==> flow/design.v <==
module AHB_Master_ALU_REG_pipelined (
    input wire        HCLK,        
    input wire        HRESETn,     
    output reg [31:0] HADDR,       
    output reg [2:0] HBURST,         
    output reg [2:0]  HSIZE,       
    output reg [1:0]  HTRANS,      
    output reg [31:0] HWDATA,      
    output reg        HWRITE,      
    input wire [31:0] HRDATA,      
    input wire        HREADY,      
    input wire        HRESP,
    input wire [63:0] cpu_inst
);
    wire [31:0] ReadData1, ReadData2;
    wire [31:0] ALUResult;
    reg RegWrite;
    reg [31:0] WriteData;
    reg type_data ;
    reg ALU_REG;
    reg write_read;
    reg [7:0] burst_length;
    reg [2:0] ReadReg1_ADDR;  
    reg [2:0] ReadReg2_ADDR;   
    reg [2:0] WriteReg_ADDR;   
    reg [2:0] AlU_OP;
    reg [2:0] WriteReg_ADDR2;
    reg [31:0] HWDATA_t;
    reg [31:0] HADDR_delay;
ALU alu(
    .A(ReadData1),
    .B(ReadData2),
    .AlU_OP(AlU_OP),
    .Result(ALUResult)
);
RegisterFile rf(
    .clk(HCLK),
    .rst_n(HRESETn),
    .ReadReg1_ADDR(ReadReg1_ADDR),
    .ReadReg2_ADDR(ReadReg2_ADDR),
    .WriteReg_ADDR(WriteReg_ADDR2),
    .WriteData(WriteData),
    .RegWrite(RegWrite),
    .ReadData1(ReadData1),
    .ReadData2(ReadData2)
);
localparam      IDLE         = 2'b00,
                BUSY     = 2'b01,
                NONSEQ   = 2'b10,
                SEQ      = 2'b11;
reg [9:0] burst_counter;
reg work;
always @(posedge HCLK or negedge HRESETn) begin
    if (!HRESETn)
        HADDR_delay <= 32'b0;
    else
        HADDR_delay <= cpu_inst [63:32];
end
always @(posedge HCLK or negedge HRESETn) begin
    if (!HRESETn)
    begin   
        HTRANS <= IDLE;   
        HADDR <= 32'b0;
        HBURST <= 3'b0;
        HSIZE <= 3'b0;
        HWDATA <= 32'b0;
        HWRITE <= 1'b0;
        RegWrite <= 1'b0;
        WriteData <= 32'b0;
        type_data <= 1'b0;
        ALU_REG <= 1'b0;
        write_read <= 1'b0;
        burst_length <= 8'b0;
        ReadReg1_ADDR <= 3'b0;
        ReadReg2_ADDR <= 3'b0;
        WriteReg_ADDR <= 3'b0;
        AlU_OP <= 3'b0;
        WriteReg_ADDR2 <= 3'b0;
        HWDATA_t <= 32'b0;
        burst_counter <= 10'b0;
        work <= 1'b0;
    end
    else
begin
        RegWrite <= 0;
        case (HTRANS)
            IDLE:begin
                if (type_data == 1)
                begin
                    if(ALU_REG)
                        begin
                            if(write_read)
                            begin
                                WriteData   <= ALUResult;
                                RegWrite    <= 1;
                            end                           
                             else
                            begin
                                HWDATA_t      <= ALUResult;
                                RegWrite    <= 0;
                            end                        end
                        else
                        begin
                            if (HWRITE)
                            begin
                                WriteData   <= HRDATA;
                                RegWrite    <= 1;
                            end
                            else
                            begin
                                HWDATA_t      <= ReadData1;
                                RegWrite    <= 0;
                            end
                        end
                        type_data <= 1;
                end
                type_data <= 1;
                HADDR <= HADDR_delay;
                HSIZE <= cpu_inst[6:4];  
                HWRITE <= cpu_inst[0];   
                HBURST <= cpu_inst[3:1];
                work <= cpu_inst[7];
                write_read <= cpu_inst [31];
                ALU_REG <= cpu_inst [18];
                burst_length <= cpu_inst[15:8];
                ReadReg1_ADDR <= cpu_inst[21:19]; 
                ReadReg2_ADDR <=  cpu_inst[24:22]; 
                WriteReg_ADDR <=  cpu_inst[27:25]; 
                WriteReg_ADDR2 <= WriteReg_ADDR;
                HWDATA <= HWDATA_t;
                AlU_OP <= cpu_inst [30:28];
                if (HREADY && work) begin
                    HTRANS <= NONSEQ;
                    burst_counter <= 0;        
                end
            end 
            BUSY:begin
                work <= cpu_inst[7];
                if (work) begin
                    HTRANS <= IDLE; 
                end
            end
            NONSEQ:begin
                type_data <= 1;
                HADDR <= HADDR_delay;
                HSIZE <= cpu_inst[6:4];  
                HWRITE <= cpu_inst[0];   
                HBURST <= cpu_inst[3:1];
                work <= cpu_inst[7];
                write_read <= cpu_inst [31];
                ALU_REG <= cpu_inst [18];
                burst_length <= cpu_inst[15:8];
                ReadReg1_ADDR <= cpu_inst[21:19]; 
                ReadReg2_ADDR <=  cpu_inst[24:22]; 
                WriteReg_ADDR <=  cpu_inst[27:25]; 
                WriteReg_ADDR2 <= WriteReg_ADDR;
                HWDATA <= HWDATA_t;
                AlU_OP <= cpu_inst [30:28];
                if(ALU_REG)
                        begin
                            if(write_read)
                            begin
                                WriteData   <= ALUResult;
                                RegWrite    <= 1;
                            end
                            else
                            begin
                                HWDATA_t      <= ALUResult;
                                RegWrite    <= 0;
                            end
                        end
                        else
                        begin
                            if (HWRITE)
                            begin
                                WriteData   <= HRDATA;
                                RegWrite    <= 1;
                            end
                            else
                            begin
                                HWDATA_t      <= ReadData1;
                                RegWrite    <= 0;
                            end
                        end
                if (HREADY) begin
                    if (!work)
                    HTRANS <= BUSY;
                    else if (HBURST) begin
                        type_data <= 1;
                        burst_counter <= burst_counter + 1;
                        HTRANS <= SEQ;
                    end else begin
                        type_data <= 1;
                        HTRANS <= IDLE;
                    end
                end
            end  
            SEQ:begin
                HWDATA <= HWDATA_t;
                ReadReg1_ADDR <= ReadReg1_ADDR +1;
                WriteReg_ADDR <=  WriteReg_ADDR;
                WriteReg_ADDR2 <= WriteReg_ADDR;
                RegWrite    <= 0;
                if (HREADY) begin
                    if(ALU_REG)
                        begin
                            if(write_read)
                            begin
                                WriteData   <= ALUResult;
                                RegWrite    <= 1;
                            end
                            else
                            begin
                                HWDATA_t      <= ALUResult;
                                RegWrite    <= 0;
                            end                        end
                        else
                        begin
                            if (HWRITE)
                            begin
                                WriteData   <= HRDATA;
                                RegWrite    <= 1;
                            end
                            else
                            begin
                                HWDATA_t      <= ReadData1;
                                RegWrite    <= 0;
                            end
                        end
                    HADDR <= HADDR + (4 << HSIZE); 
                        burst_counter <= burst_counter + 1;
                    if (!work)
                    HTRANS <= BUSY;
                    else if(HBURST == 3'b001 && burst_counter * HSIZE < 8'b11111111 && burst_counter < burst_length-1)
                    HTRANS <= SEQ;
                        else begin
                        HTRANS <= IDLE;
                    end
                end  
            end
            default:HTRANS <= IDLE;
        endcase
    end
end
endmodule
module ALU(
    input [31:0] A,    
    input [31:0] B,       
    input [2:0] AlU_OP,   
    output reg [31:0] Result 
);
    always @(*) begin
        case (AlU_OP)
            3'b000: Result = A + B;     
            3'b001: Result = A - B;     
            3'b010: Result = A & B;     
            3'b011: Result = A | B;     
            3'b100: Result = A ^ B;     
            3'b101: Result = ~A;        
            3'b110: Result = A << 1;    
            3'b111: Result = A >> 1;    
            default: Result = 8'b0;
        endcase
    end
endmodule
module RegisterFile(
    input clk,
    input rst_n,
    input [2:0] ReadReg1_ADDR,
    input [2:0] ReadReg2_ADDR,
    input [2:0] WriteReg_ADDR,
    input [31:0] WriteData,
    input RegWrite,
    output [31:0] ReadData1,
    output [31:0] ReadData2
);
    reg [31:0] registers [7:0]; 
    assign ReadData1 = registers[ReadReg1_ADDR];
    assign ReadData2 = registers[ReadReg2_ADDR];
    integer i;
    always @(posedge clk or negedge rst_n) begin
        if (!rst_n) begin
            for (i = 0; i < 8; i = i + 1)
                registers[i] <= 32'b0;
        end
        else if (RegWrite) begin
            registers[WriteReg_ADDR] <= WriteData;
        end
    end
endmodule
==> Reports on AHB_Master_ALU_REG_pipelined <==
The steps from the RTL of AHB_Master_ALU_REG_pipelined to its reports follow in flow order.
Line numbers count from 1 in the design file above.
{ "inputs": {"top": "AHB_Master_ALU_REG_pipelined", "clock_port": "HCLK", "library": "sky130hd", "lib_corner": "tt_025C_1v80"} }

==> Elaborated design <==
Source: Yosys, flattened and elaborated. Widths are those after wreduce. Registers that Yosys merges into a memory's read port (data or address) are not register bits. Print and check cells do not count.
{ "op_classes": {"shifts": 1, "bitwise": 4, "n_cmp": 2, "reduce_logical": 27, "n_eq": 39, "addsub": 6, "mul": 1, "mux": 39} }
{ "op_table": {"columns": ["operator", "count"], "rows": [
  ["32-bit parallel mux with 8-bit select", 3],
  ["32-bit two-way mux", 11],
  ["32-bit parallel mux with 3-bit select", 2],
  ["32-bit adder", 2],
  ["32-bit parallel mux with 2-bit select", 1],
  ["10-bit two-way mux", 5],
  ["3-bit equality test (second input constant)", 16],
  ["10-bit by 32-bit less-than comparator with 1-bit output", 1],
  ["3-bit by 3-bit << shifter with 32-bit output (first input constant)", 1],
  ["32-bit subtractor", 1],
  ["32-bit AND", 1],
  ["32-bit bitwise OR", 1],
  ["32-bit XOR", 1],
  ["32-bit inverter", 1],
  ["10-bit by 3-bit multiplier with 10-bit output", 1],
  ["10-bit parallel mux with 3-bit select", 1],
  ["3-bit by 2-bit equality test with 1-bit output (second input constant)", 8],
  ["2-bit AND reduction", 9],
  ["2-bit two-way mux", 8],
  ["3-bit by 1-bit equality test with 1-bit output (second input constant)", 5],
  ["2-bit inequality test (second input constant)", 7],
  ["3-bit logical NOT", 4],
  ["10-bit by 1-bit adder with 10-bit output (second input constant)", 1],
  ["10-bit by 8-bit less-than comparator with 1-bit output (second input constant)", 1],
  ["8-bit by 1-bit subtractor with 9-bit output (second input constant)", 1],
  ["2-bit parallel mux with 4-bit select", 1],
  ["3-bit nonzero test", 2],
  ["3-bit OR reduction", 2]
]} }
Other operator kinds: 14; their cells: 21.
{ "word_totals": {"ff_bits": 463, "in_bits": 100, "out_inout_bits": 73, "wordCells": 148} }

==> Depth <==
Longest topological path by Yosys (ltp), each cell counted once; first at word level (registers and memories cut), then after technology mapping (sequential cells cut; the memories' decode and read muxes count).
{ "logic_depth": {"ltp_word": 8, "abc_area": 0, "ltp_mapped": 28, "depth_no_buf": 24} }

==> Mapped cells and area <==
Yosys stat after the flow's synthesis: flattened, memories mapped to cells. It holds for the ABC_AREA given above (unset counts as 0); a run with the other value may have another netlist.
{ "synth_totals": {"yosys_area_um2": 28599.9, "seq_area_um2": 11586.1, "stdcells": 2864, "buf_cells": 192, "ffs": 463} }
{ "types": {"columns": ["cell", "count", "type_area_um2"], "rows": [
  ["sky130_fd_sc_hd__dfrtp_1", 463, 1.16E+04],
  ["sky130_fd_sc_hd__mux2_2", 345, 3.88E+03],
  ["sky130_fd_sc_hd__ha_1", 142, 1.78E+03],
  ["sky130_fd_sc_hd__nand2_1", 274, 1.03E+03],
  ["sky130_fd_sc_hd__a21oi_1", 163, 815.782],
  ["sky130_fd_sc_hd__nor2_1", 216, 810.778],
  ["sky130_fd_sc_hd__o21ai_0", 156, 780.749],
  ["sky130_fd_sc_hd__mux2i_1", 76, 760.73],
  ["sky130_fd_sc_hd__xnor2_1", 58, 507.987],
  ["sky130_fd_sc_hd__clkbuf_1", 132, 495.475],
  ["sky130_fd_sc_hd__inv_1", 125, 469.2],
  ["sky130_fd_sc_hd__a222oi_1", 36, 360.346],
  ["sky130_fd_sc_hd__a221oi_1", 38, 332.819],
  ["sky130_fd_sc_hd__mux4_2", 10, 225.216],
  ["sky130_fd_sc_hd__o31ai_1", 27, 202.694],
  ["sky130_fd_sc_hd__fa_1", 10, 200.192],
  ["sky130_fd_sc_hd__o21a_1", 26, 195.187],
  ["sky130_fd_sc_hd__o22ai_1", 29, 181.424]
]} }
Not listed: further types 80, cells in them 538.
By module: a second synthesis without flattening, with its own total; a netlist apart from the flattened one above.
{ "unflattened": {"hier_cells": 2810, "area_unflattened_um2": 29062.9} }
Rows give one instance, submodules left out.
{ "by_module": {"columns": ["mod", "mod_area_um2", "seq_area_um2", "cells", "instances"], "rows": [
  ["RegisterFile", 13689.4, 6406.1, 1115, 1],
  ["AHB_Master_ALU_REG_pipelined", 10362.4, 5180.0, 957, 1],
  ["ALU", 5011.1, 0.0, 738, 1]
]} }

==> Timing after synthesis <==
OpenSTA on the mapped netlist: ideal clock, no wires. The path of least setup slack (recovery checks aside). Input and output delay are each 20% of the period. Register names are those of the netlist, which keeps one name where synthesis merged equal registers.
{ "synth_timing": {"path_type": "register to register", "startpoint": "register ReadReg1_ADDR[2]", "endpoint": "register HWDATA_t[24]", "t_required_ns": 5.879, "setup_ns": 0.121, "path_slack_ns": 0.956, "tclk_ns": 6.0, "n_path_buf": 5, "path_delay_ns": 5.044, "t_first_pin_ns": 0.000, "t_arrival_ns": 4.923, "driving_pins": 24, "synth_period_reached_ns": 5.044} }
"path_delay_ns" is the arrival time less input delay plus setup time.
"driving_pins" counts driving pins, that of a launching flip-flop among them; a cell with two outputs on the path counts twice.
"synth_period_reached_ns" = period - worst setup slack (recovery checks aside). The figure is calculated, with input and output delays left at 20% of the set period.
Between the ends stands the longest chain of elaborated cells between them, by number of cells; it is not shown to be the way that was timed. Of several equally long chains one is given.
Each line given opens the expression or statement behind the cell; cells for indexed reads and writes are added by Yosys, which also makes memories of some case tables.
A register here has more assigning lines than the two given.
{ "synth_between": {"path_cell_list": "sky130_fd_sc_hd__dfrtp_1 > sky130_fd_sc_hd__clkbuf_1 > sky130_fd_sc_hd__inv_1 > sky130_fd_sc_hd__clkbuf_1 > sky130_fd_sc_hd__ha_1 > sky130_fd_sc_hd__nor4_1 > sky130_fd_sc_hd__nand2b_1 > sky130_fd_sc_hd__buf_2 > sky130_fd_sc_hd__buf_2 > sky130_fd_sc_hd__buf_2 > sky130_fd_sc_hd__a21oi_1 > sky130_fd_sc_hd__inv_1 > sky130_fd_sc_hd__ha_1 > sky130_fd_sc_hd__fa_1 > sky130_fd_sc_hd__nor2b_1 > sky130_fd_sc_hd__o21a_1 > sky130_fd_sc_hd__o21ai_0 > sky130_fd_sc_hd__a2111oi_0 > sky130_fd_sc_hd__nor2_1 > sky130_fd_sc_hd__or3_1 > sky130_fd_sc_hd__o2111ai_1 > sky130_fd_sc_hd__mux2i_1 > sky130_fd_sc_hd__o211a_1 > sky130_fd_sc_hd__o21ai_1", "elab_chain_cells": 8, "cells_between": 22, "cone_classes": "add/sub (2); eq/ne (7); mux (8); logic (4); reduce/logical (1)"} }
{ "synth_lines": {"columns": ["element", "line_no", "source"], "rows": [
  ["start, declared", 23, "reg [2:0] ReadReg1_ADDR;"],
  ["start, assigned", 126, "ReadReg1_ADDR <= cpu_inst[21:19];"],
  ["start, assigned", 153, "ReadReg1_ADDR <= cpu_inst[21:19];"],
  ["3-bit equality test", 278, "assign ReadData1 = registers[ReadReg1_ADDR];"],
  ["32-bit parallel mux with 8-bit select", 278, null],
  ["32-bit subtractor", 255, "3'b001: Result = A - B;"],
  ["32-bit parallel mux with 8-bit select", 253, "case (AlU_OP)"],
  ["32-bit two-way mux", 207, "if(write_read)"],
  ["32-bit two-way mux", 205, "if(ALU_REG)"],
  ["32-bit two-way mux", 204, "if (HREADY) begin"],
  ["32-bit parallel mux with 3-bit select", 86, "case (HTRANS)"],
  ["end, assigned", 99, "HWDATA_t      <= ALUResult;"],
  ["end, assigned", 111, "HWDATA_t      <= ReadData1;"],
  ["end, declared", 28, "reg [31:0] HWDATA_t;"]
]} }

==> Timing after layout <==
From the final timing report of flow run A: the path of least setup slack in the routed layout; clock arrival at registers is part of the times.
{ "layout_timing": {"path_type": "register to register", "startpoint": "register ReadReg2_ADDR[1]", "endpoint": "register WriteData[29]", "t_required_ns": 7.14, "path_slack_ns": 0.62, "tclk_ns": 6.64, "n_path_buf": 2, "t_first_pin_ns": 0.62, "setup_ns": 0.11, "t_arrival_ns": 6.51, "driving_pins": 20} }
Between the ends stands the longest chain of elaborated cells between them, by number of cells; it is not shown to be the way that was timed. Of several equally long chains one is given.
A register here has more assigning lines than the two given.
{ "layout_between": {"path_cell_list": "sky130_fd_sc_hd__dfrtp_4 > sky130_fd_sc_hd__buf_4 > sky130_fd_sc_hd__and2_1 > sky130_fd_sc_hd__a32o_1 > sky130_fd_sc_hd__o32ai_4 > sky130_fd_sc_hd__o2111ai_4 > sky130_fd_sc_hd__nor4_4 > sky130_fd_sc_hd__and2_1 > sky130_fd_sc_hd__nor2_1 > sky130_fd_sc_hd__xnor2_1 > sky130_fd_sc_hd__ha_1 > sky130_fd_sc_hd__nand3_1 > sky130_fd_sc_hd__o21ai_0 > sky130_fd_sc_hd__o21ba_2 > sky130_fd_sc_hd__or4_1 > sky130_fd_sc_hd__a21oi_1 > sky130_fd_sc_hd__mux2i_1 > sky130_fd_sc_hd__a221oi_1 > sky130_fd_sc_hd__buf_4 > sky130_fd_sc_hd__o31ai_1", "elab_chain_cells": 8, "cells_between": 20, "cone_classes": "add/sub (2); eq/ne (7); mux (7); logic (3); reduce/logical (1)"} }
{ "layout_lines": {"columns": ["element", "line_no", "source"], "rows": [
  ["start, declared", 24, "reg [2:0] ReadReg2_ADDR;"],
  ["start, assigned", 127, "ReadReg2_ADDR <=  cpu_inst[24:22];"],
  ["start, assigned", 154, "ReadReg2_ADDR <=  cpu_inst[24:22];"],
  ["3-bit equality test", 279, "assign ReadData2 = registers[ReadReg2_ADDR];"],
  ["32-bit parallel mux with 8-bit select", 279, null],
  ["32-bit subtractor", 255, "3'b001: Result = A - B;"],
  ["32-bit parallel mux with 8-bit select", 253, "case (AlU_OP)"],
  ["32-bit two-way mux", 207, "if(write_read)"],
  ["32-bit two-way mux", 205, "if(ALU_REG)"],
  ["32-bit two-way mux", 204, "if (HREADY) begin"],
  ["32-bit parallel mux with 3-bit select", 86, "case (HTRANS)"],
  ["end, assigned", 94, "WriteData   <= ALUResult;"],
  ["end, assigned", 163, "WriteData   <= ALUResult;"],
  ["end, declared", 18, "reg [31:0] WriteData;"]
]} }

Subject: AHB_Master_ALU_REG_pipelined on sky130hd, stored results

Hello all,

Record of 3 stored runs of the RTL-to-layout flow on AHB_Master_ALU_REG_pipelined, platform sky130hd. The runs are unordered. Constraints: input delay and output delay 20% of the set period each, output load 0.01 pF.
"achieved_clock_period_ns" = clock period - worst setup slack. The figure is calculated, with input and output delays left at 20% of the set period.
"worst_path_allowed_less_slack_ns" is the time allowed to the run's worst setup path (the clock period less input and output delay, where it has them) less its slack. Clock arrival times count: a late capture clock shortens it, a late launch clock lengthens it.
[
  {
    "run": "flow run A",
    "settings": { "CAP_MARGIN": 35, "CORE_UTILIZATION": 70, "CTS_CLUSTER_SIZE": 58, "PLACE_DENSITY": 0.4, "SETUP_SLACK_MARGIN": 0.39, "SLEW_MARGIN": 10, "TNS_END_PERCENT": 20, "period_ns": 6.64, "CORE_MARGIN": 2 },
    "results": { "worst_path_allowed_less_slack_ns": 6.02, "worstPathKind": "register to register", "dieArea_um2": 42489.6, "timing.setup.tns_ns": 0.000, "final_setup_ws_ns": 0.622, "achieved_clock_period_ns": 6.018, "finish.stdcell_area_um2": 32655.1, "post_route_util_pct": 80.5, "synthesis_area_um2": 28599.9 }
  },
  {
    "run": "flow run B",
    "settings": { "CAP_MARGIN": 25, "CELL_PAD_IN_SITES_DETAIL_PLACEMENT": 1, "CORE_UTILIZATION": 40, "GPL_TIMING_DRIVEN": 0, "PLACE_DENSITY": 0.6, "period_ns": 6.0, "CORE_MARGIN": 2, "SLEW_MARGIN": 20 },
    "results": { "worst_path_allowed_less_slack_ns": 5.99, "worstPathKind": "register to register", "dieArea_um2": 73655.2, "timing.setup.tns_ns": 0.000, "final_setup_ws_ns": 0.009, "achieved_clock_period_ns": 5.991, "finish.stdcell_area_um2": 34115.2, "post_route_util_pct": 48.0, "synthesis_area_um2": 28599.9 }
  },
  {
    "run": "flow run C",
    "settings": { "CAP_MARGIN": 0, "CELL_PAD_IN_SITES_DETAIL_PLACEMENT": 0, "CELL_PAD_IN_SITES_GLOBAL_PLACEMENT": 3, "CORE_UTILIZATION": 40, "CTS_CLUSTER_DIAMETER": 36, "CTS_CLUSTER_SIZE": 85, "GPL_ROUTABILITY_DRIVEN": 0, "GPL_TIMING_DRIVEN": 1, "HOLD_SLACK_MARGIN": -0.08, "MAX_ROUTING_LAYER": "met4", "MIN_ROUTING_LAYER": "met1", "PLACE_DENSITY": 0.6, "SETUP_SLACK_MARGIN": 1.45, "SLEW_MARGIN": 20, "period_ns": 6.0, "CORE_MARGIN": 2 },
    "results": { "worst_path_allowed_less_slack_ns": 5.12, "worstPathKind": "register to register", "dieArea_um2": 73655.2, "timing.setup.tns_ns": 0.000, "final_setup_ws_ns": 0.884, "achieved_clock_period_ns": 5.116, "finish.stdcell_area_um2": 37029.3, "post_route_util_pct": 52.1, "synthesis_area_um2": 28599.9 }
  }
]

Thanks
